==> flow/design.v <==
module InputProcessor (
    input clk,               
    input [2:0] switches,    
    input confirm_key1,       
input confirm_key2,
    input reset_key,       
    output reg [2:0] column, 
    output reg confirm1,       
output reg confirm2,
    output reg reset        
);
    always @(posedge clk) begin
        column <= switches; 
    end
    always @(posedge clk) begin
        confirm1 <= !confirm_key1; 
	confirm2 <= !confirm_key2;
        reset <= !reset_key;      
    end
endmodule
module gameLogic(
    input clk,
    input reset,
    input [2:0] column,
    input player,
    input confirm_move,
    output reg [1:0] win,
    output reg [1:0] winner
);
    reg [83:0] grid;
    reg [83:0] grid_next;
    reg token_placed;
    reg confirm_prev;
    reg [1:0] win_next;
    wire [1:0] token = player ? 2'b01 : 2'b10;
    wire place = confirm_move && !confirm_prev;
    integer i, j;
function automatic [1:0] checkWin(input [83:0] g, input [1:0] playerToken);
    integer col, row, count, i;
begin
    checkWin = 2'b00;
    for (row = 0; row < 6; row = row + 1) begin
        count = 0;
        for (col = 0; col < 7; col = col + 1) begin
            if (g[(col*6+row)*2 +: 2] == playerToken) begin
                count = count + 1;
                if (count == 4) begin
                    checkWin = 2'b01;
                end
            end else count = 0;
        end
    end
    for (col = 0; col < 7; col = col + 1) begin
        count = 0;
        for (row = 0; row < 6; row = row + 1) begin
            if (g[(col*6+row)*2 +: 2] == playerToken) begin
                count = count + 1;
                if (count == 4) begin
                    checkWin = 2'b01;
                end
            end else count = 0;
        end
    end
    for (row = 0; row < 3; row = row + 1) begin
        for (col = 0; col < 4; col = col + 1) begin
            count = 0;
            for (i = 0; i < 4; i = i + 1) begin
                if (g[((col+i)*6+(row+i))*2 +: 2] == playerToken) begin
                    count = count + 1;
                    if (count == 4) begin
                        checkWin = 2'b01;
                    end
                end else count = 0;
            end
        end
    end
    for (row = 3; row < 6; row = row + 1) begin
        for (col = 0; col < 4; col = col + 1) begin
            count = 0;
            for (i = 0; i < 4; i = i + 1) begin
                if (g[((col+i)*6+(row-i))*2 +: 2] == playerToken) begin
                    count = count + 1;
                    if (count == 4) begin
                        checkWin = 2'b01;
                    end
                end else count = 0;
            end
        end
    end
end
endfunction
    always @* begin
        grid_next = grid;
        token_placed = 0;
        for (i = 0; i < 7; i = i + 1) begin
            if (column == i) begin
                for (j = 0; j < 6; j = j + 1) begin
                    if (!token_placed && grid[(i*6+j)*2 +: 2] == 2'b00) begin
                        grid_next[(i*6+j)*2 +: 2] = token;
                        token_placed = 1;
                    end
                end
            end
        end
        win_next = checkWin(grid_next, token);
    end
    always @(posedge clk) begin
        confirm_prev <= confirm_move;
    end
    always @(posedge clk or posedge reset) begin
        if (reset) begin
            grid <= 84'd0;
            win <= 2'b00;
            winner <= 2'b00;
        end else if (place && token_placed) begin
            grid <= grid_next;
            win <= win_next;
            winner <= win_next[0] ? token : 2'b00;
        end
    end
endmodule
module control(
    input clk,                 
    input reset,               
    input [2:0] column_select, 
    input confirm_move1,
    input confirm_move2,       
    output reg [1:0] current_player, 
    output reg game_over,      
	 output [1:0] winner
);
    parameter IDLE_STATE = 3'b000,
              PLAYER1_TURN = 3'b001,
              PLAYER2_TURN = 3'b010,
              CHECK_MOVE = 3'b011,
				  win_state = 3'b100;
    reg [2:0] state; 
wire confirm_move = (current_player==2'b01)?confirm_move1:confirm_move2;
    wire [1:0]win;
    gameLogic game_logic(
        .clk(clk),
        .reset(reset),
        .column(column_select),
        .player(current_player == 2'b01), 
        .confirm_move(confirm_move),
        .win(win),
		  .winner(winner)
    );
    always @(posedge clk or posedge reset) begin
        if (reset) begin
            state <= IDLE_STATE;
            current_player <= 2'b01;  
            game_over <= 0;
        end
        else begin
            case (state)
                IDLE_STATE: begin
                    if (confirm_move) begin
                        state <= CHECK_MOVE;
                    end
                end
                PLAYER1_TURN: begin
                    if (confirm_move) begin
                        state <= CHECK_MOVE;
                    end
                end
                PLAYER2_TURN: begin
                    if (confirm_move) begin
                        state <= CHECK_MOVE;
                    end
                end
                CHECK_MOVE: begin
                    if (win) begin
                        state <= win_state; 
                    end else begin
                        current_player <= (current_player == 2'b01) ? 2'b10 : 2'b01;
                        state <= (current_player == 2'b01) ? PLAYER1_TURN : PLAYER2_TURN;
                    end
                end
					 win_state: begin
					 game_over <= 1; 
					 end
                default: state <= IDLE_STATE;
            endcase
        end
    end
endmodule
module TopLevelModule(
    input clk,                    
    input [2:0] switches,        
    input confirm_key1,   
input confirm_key2,     
    input reset_key,            
    output [1:0] player_led,     
    output [1:0] winner_led           
);
    wire [2:0] column_select;
    wire confirm_move1;
wire confirm_move2;
    wire reset_game;
    wire [1:0] current_player;
    wire game_over;
    InputProcessor input_proc(
        .clk(clk),
        .switches(switches),
        .confirm_key1(confirm_key1),
        .confirm_key2(confirm_key2),
        .reset_key(reset_key),
        .column(column_select),
        .confirm1(confirm_move1),
.confirm2(confirm_move2),
        .reset(reset_game)
    );
    control control_unit(
        .clk(clk),
        .reset(reset_game),
        .column_select(column_select),
        .confirm_move1(confirm_move1),
        .confirm_move2(confirm_move2),
        .current_player(current_player),
        .game_over(game_over), .winner(winner_led)
    );
    assign player_led = current_player;
endmodule
# Tool chain data of TopLevelModule
# The steps from the RTL of TopLevelModule to its reports follow in flow order.
# Line numbers count from 1 in the design file above.
# Operators: Yosys type, input widths -> output width; for muxes data width and select width s.
# Library cell names are shortened.
setup:
  top_module: "TopLevelModule"
  clock: "clk"
  cell_library: "sky130hd"
  pvt_corner: "tt_025C_1v80"

# Elaborated design
# Source: Yosys, flattened and elaborated, memories not mapped. Widths are those after wreduce. Registers that Yosys merges into a memory's read port (data or address) are not register bits. Print and check cells do not count.
op_classes:
  logic: 2
  equal: 187
  n_addsub: 133
  n_reduce_logical: 136
  muxes: 595
op_table:
  columns: ["op", "n"]
  rows:
  - ["$add 32x2->32 const B", 133]
  - ["$eq 32x4->1 const B", 133]
  - ["$mux 32", 106]
  - ["$mux 2", 372]
  - ["$mux 1", 114]
  - ["$eq 2x2->1", 42]
  - ["$logic_not 2->1", 42]
  - ["$logic_not 1->1", 45]
  - ["$logic_and 1x1->1", 43]
  - ["$eq 3x2->1 const B", 4]
  - ["$eq 3x3->1 const B", 4]
  - ["$pmux 3 s3", 1]
  - ["$eq 3x1->1 const B", 2]
  - ["$logic_not 3->1", 2]
  - ["$mux 3", 2]
  - ["$reduce_and 2->1", 2]
  - ["$reduce_or 3->1", 1]
  - ["$not 1->1", 2]
  - ["$eq 2x1->1 const B", 1]
  - ["$ne 2x1->1 const B", 1]
  - ["$reduce_bool 2->1", 1]
bits:
  out_inout_bits: 4
  register_bits: 100
  wordCells: 1063

# Logic depth
# Longest topological path by Yosys (ltp), each cell counted once; first at word level (registers and memories cut), then after technology mapping (sequential cells cut; the memories' decode and read muxes count).
logic_depth:
  ltp_word: 424
  abc_area: 0
  depth_mapped: 21

# Mapped cells and area
# The flow's flattened synthesis, as Yosys stat reports it; memories are mapped. The netlist is that of the ABC_AREA named above (0 if unset); the other value can give another one.
synth_totals:
  yosys_area_um2: 7707.4
  sequential_area_um2: 2469.9
  ff_cells: 100
  stdcells: 881
types:
  columns: ["cell", "n", "type_area_um2"]
  rows:
  - ["dfrtp_1", 91, 2.28E+03]
  - ["ha_1", 40, 500.48]
  - ["nor2_1", 122, 457.939]
  - ["a21o_1", 37, 277.766]
  - ["o31ai_1", 37, 277.766]
  - ["mux2i_1", 22, 220.211]
  - ["inv_1", 56, 210.202]
  - ["and2_1", 31, 193.936]
  - ["a31o_2", 20, 175.168]
  - ["o41ai_1", 18, 157.651]
  - ["nor3_1", 30, 150.144]
  - ["nand2_1", 38, 142.637]
  - ["dfxtp_1", 7, 140.134]
  - ["and3_1", 21, 131.376]
  - ["o22ai_1", 17, 106.352]
  - ["a21oi_1", 19, 95.091]
  - ["o21ai_0", 18, 90.086]
  - ["nor2b_1", 13, 81.328]
# Other cell types: 72; their cells: 244.
# The figures by module come from a second, unflattened synthesis with its own total; it is not the netlist above.
unflattened:
  cells_unflattened: 964
  hier_area_um2: 8021.4
# Each row is one instance without its submodules.
by_module:
  columns: ["module", "cells", "area_um2", "instances", "mod_seq_area_um2"]
  rows:
  - ["gameLogic", 929, 7572.3, 1, 2197.1]
  - ["control", 26, 317.8, 1, 202.7]
  - ["InputProcessor", 9, 131.4, 1, 120.1]
  - ["TopLevelModule", 0, 0.0, 1, 0.0]

# Timing after synthesis
# Source: OpenSTA report_checks on the synthesized netlist (no wires, ideal clock, input and output delay 20% of the period each), path of least setup slack; recovery checks are left aside. Register names are those of the netlist, which keeps one name where synthesis merged equal registers.
synth_timing:
  kind: "flip-flop to flip-flop"
  from: "register control_unit.current_player[0]"
  to: "register control_unit.game_logic.win[0]"
  delay_ps: 4673
  launch_ps: 0
  required_ps: 9865
  clock_period_ps: 10000
  path_slack_ps: 5327
  arrival_ps: 4538
  path_stages: 21
  period_less_setup_slack_ps: 4673
# "delay_ps" is the arrival time less input delay plus setup time.
# "path_stages" counts driving pins, that of a launching flip-flop among them; a cell with two outputs on the path counts twice.
# "period_less_setup_slack_ps" is the clock period less the worst setup slack; recovery checks do not enter. This is arithmetic on one report: input and output delays are still those of the set period (20% each).
# The rows between start and end are the longest chain of elaborated cells between them; the timing report does not say that the signal goes this way. Where chains are equally long, one stands for them.
# Each line given opens the expression or statement behind the cell; cells for indexed reads and writes are added by Yosys, which also makes memories of some case tables.
synth_via:
  cell_sequence: "dfstp_2 > clkbuf_1 > nand2b_1 > buf_2 > buf_1 > a221o_1 > nor2_1 > ha_1 > and2_1 > ha_1 > and2_1 > ha_1 > and2_1 > ha_1 > o2111ai_1 > nor2_1 > o211ai_1 > o2111ai_1 > or4_1 > nor4_4 > a21oi_1"
  elab_chain_cells: 294
synth_rtl:
  columns: ["element", "line", "source"]
  rows:
  - ["start: declaration", 128, "output reg [1:0] current_player,"]
  - ["start: assignment", 152, "current_player <= 2'b01;"]
  - ["start: assignment", 176, "current_player <= (current_player == 2'b01) ? 2'b10 : 2'b01;"]
  - ["$eq 2x1->1", 144, ".player(current_player == 2'b01),"]
  - ["$mux 2", 35, "wire [1:0] token = player ? 2'b01 : 2'b10;"]
  - ["$mux 2", 98, "if (!token_placed && grid[(i*6+j)*2 +: 2] == 2'b00) begin"]
  - ["$mux 2", 96, "if (column == i) begin"]
  - ["$eq 2x2->1", 45, "if (g[(col*6+row)*2 +: 2] == playerToken) begin"]
  - ["$mux 1", 45, null]
  - ["$add 32x2->32", 46, "count = count + 1;"]
  - ["[... 280 more ...]", null, null]
  - ["$mux 2", 81, "if (g[((col+i)*6+(row-i))*2 +: 2] == playerToken) begin"]
  - ["$mux 2", 83, "if (count == 4) begin"]
  - ["$mux 2", 81, null]
  - ["$mux 2", 83, null]
  - ["$mux 2", 81, null]
  - ["$mux 2", 83, null]
  - ["$mux 2", 81, null]
  - ["end: assignment", 113, "win <= 2'b00;"]
  - ["end: assignment", 117, "win <= win_next;"]
  - ["end: declaration", 27, "output reg [1:0] win,"]

# Path in the finished layout
# From the final timing report of entry A: the path of least setup slack in the routed layout; clock arrival at registers is part of the times.
# The path's times are printed in steps of 10 ps; the period is the one set.
layout_timing:
  kind: "flip-flop to flip-flop"
  from: "register control_unit.current_player[0]"
  to: "register control_unit.game_logic.winner[0]"
  launch_ps: 380
  path_stages: 20
  required_ps: 6280
  arrival_ps: 6040
  clock_period_ps: 6050
  path_slack_ps: 240
# The rows between start and end are the longest chain of elaborated cells between them; the timing report does not say that the signal goes this way. Where chains are equally long, one stands for them.
layout_via:
  cell_sequence: "dfstp_2 > nand2b_1 > buf_2 > buf_1 > a221o_1 > nor2_1 > ha_1 > and2_1 > ha_1 > and2_1 > ha_1 > and2_1 > ha_1 > o2111ai_1 > nor2_1 > o211ai_1 > o2111ai_1 > or4_1 > nor4_4 > a21oi_1"
  elab_chain_cells: 295
layout_rtl:
  columns: ["element", "line", "source"]
  rows:
  - ["start: declaration", 128, "output reg [1:0] current_player,"]
  - ["start: assignment", 152, "current_player <= 2'b01;"]
  - ["start: assignment", 176, "current_player <= (current_player == 2'b01) ? 2'b10 : 2'b01;"]
  - ["$eq 2x1->1", 144, ".player(current_player == 2'b01),"]
  - ["$mux 2", 35, "wire [1:0] token = player ? 2'b01 : 2'b10;"]
  - ["$mux 2", 98, "if (!token_placed && grid[(i*6+j)*2 +: 2] == 2'b00) begin"]
  - ["$mux 2", 96, "if (column == i) begin"]
  - ["$eq 2x2->1", 45, "if (g[(col*6+row)*2 +: 2] == playerToken) begin"]
  - ["$mux 1", 45, null]
  - ["$add 32x2->32", 46, "count = count + 1;"]
  - ["[... 281 more ...]", null, null]
  - ["$mux 2", 83, "if (count == 4) begin"]
  - ["$mux 2", 81, "if (g[((col+i)*6+(row-i))*2 +: 2] == playerToken) begin"]
  - ["$mux 2", 83, null]
  - ["$mux 2", 81, null]
  - ["$mux 2", 83, null]
  - ["$mux 2", 81, null]
  - ["$mux 2", 118, "winner <= win_next[0] ? token : 2'b00;"]
  - ["end: assignment", 114, "winner <= 2'b00;"]
  - ["end: assignment", 118, null]
  - ["end: declaration", 28, "output reg [1:0] winner"]

Hand-over note for TopLevelModule

Module TopLevelModule, platform sky130hd: 2 stored runs of the flow (Yosys, OpenROAD) with differing settings, in no particular order. Input and output delays are each 20% of the period that was set; the output load is 0.01 pF.
"worst_setup_path_time_ps": the worst setup path's part of the clock period (all of it between registers, 20% less for each end at a port) less its slack. A launch clock that arrives late makes it longer, a capture clock that arrives late makes it shorter.
By "total_power_uw" is meant OpenSTA's value without simulated activity: inputs other than the clock are taken to toggle once in ten clock periods, and the tool carries that through the logic.
"worst_setup_path_time_ps" is given in steps of 10 ps.

--- entry A ---
==> flow/run.sh <==
#!/bin/bash
# the make line also repeats the synthesis and layout settings of config.mk as NAME=value (left out here)
make -C /OpenROAD-flow-scripts/flow DESIGN_CONFIG=/design/flow/config.mk WORK_HOME=/design/flow/orfs CLKGATE_MAP_FILE= finish
==> flow/config.mk <==
export PLATFORM = sky130hd
export DESIGN_NAME = TopLevelModule
export DESIGN_NICKNAME = TopLevelModule
export VERILOG_FILES = /design/flow/design.v
export SDC_FILE = /design/flow/constraint.sdc
export NUM_CORES = 4
export LEC_CHECK = 0
export ABC_AREA = 0
export CAP_MARGIN = 20
export CORE_ASPECT_RATIO = 1.93
export CORE_MARGIN = 2
export CORE_UTILIZATION = 36
export GPL_TIMING_DRIVEN = 0
export MAX_ROUTING_LAYER = met4
export PLACE_DENSITY_LB_ADDON = 0.15
export SETUP_SLACK_MARGIN = -0.33
export SLEW_MARGIN = 40
==> flow/constraint.sdc <==
create_clock -name core_clock -period 6.05 [get_ports {clk}]
set_input_delay 1.2100 -clock core_clock [delete_from_list [all_inputs] [get_ports {clk}]]
set_output_delay 1.2100 -clock core_clock [all_outputs]
set_load 0.01 [all_outputs]

==> results, as YAML <==
results:
  util_frac: 0.404
  total_power_uw: 3712
  post_synth_area_um2: 7707.4
  setup_worst_slack_ps: 240
  worst_setup_path_time_ps: 5810
  timing.worst_path_kind: "flip-flop to flip-flop"
  die_area_um2: 22660.3
  tns_ps: 0

--- entry B ---
==> flow/run.sh <==
#!/bin/bash
# the make line also repeats the synthesis and layout settings of config.mk as NAME=value (left out here)
make -C /OpenROAD-flow-scripts/flow DESIGN_CONFIG=/design/flow/config.mk WORK_HOME=/design/flow/orfs CLKGATE_MAP_FILE= finish
==> flow/config.mk <==
export PLATFORM = sky130hd
export DESIGN_NAME = TopLevelModule
export DESIGN_NICKNAME = TopLevelModule
export VERILOG_FILES = /design/flow/design.v
export SDC_FILE = /design/flow/constraint.sdc
export NUM_CORES = 4
export LEC_CHECK = 0
export CAP_MARGIN = 20
export CORE_MARGIN = 2
export CORE_UTILIZATION = 53
export SLEW_MARGIN = 20
==> flow/constraint.sdc <==
create_clock -name core_clock -period 5.73 [get_ports {clk}]
set_input_delay 1.1460 -clock core_clock [delete_from_list [all_inputs] [get_ports {clk}]]
set_output_delay 1.1460 -clock core_clock [all_outputs]
set_load 0.01 [all_outputs]

==> results, as YAML <==
results:
  util_frac: 0.579
  total_power_uw: 3781
  post_synth_area_um2: 7707.4
  setup_worst_slack_ps: 472
  worst_setup_path_time_ps: 5260
  timing.worst_path_kind: "flip-flop to flip-flop"
  die_area_um2: 15522.7
  tns_ps: 0

End of note.
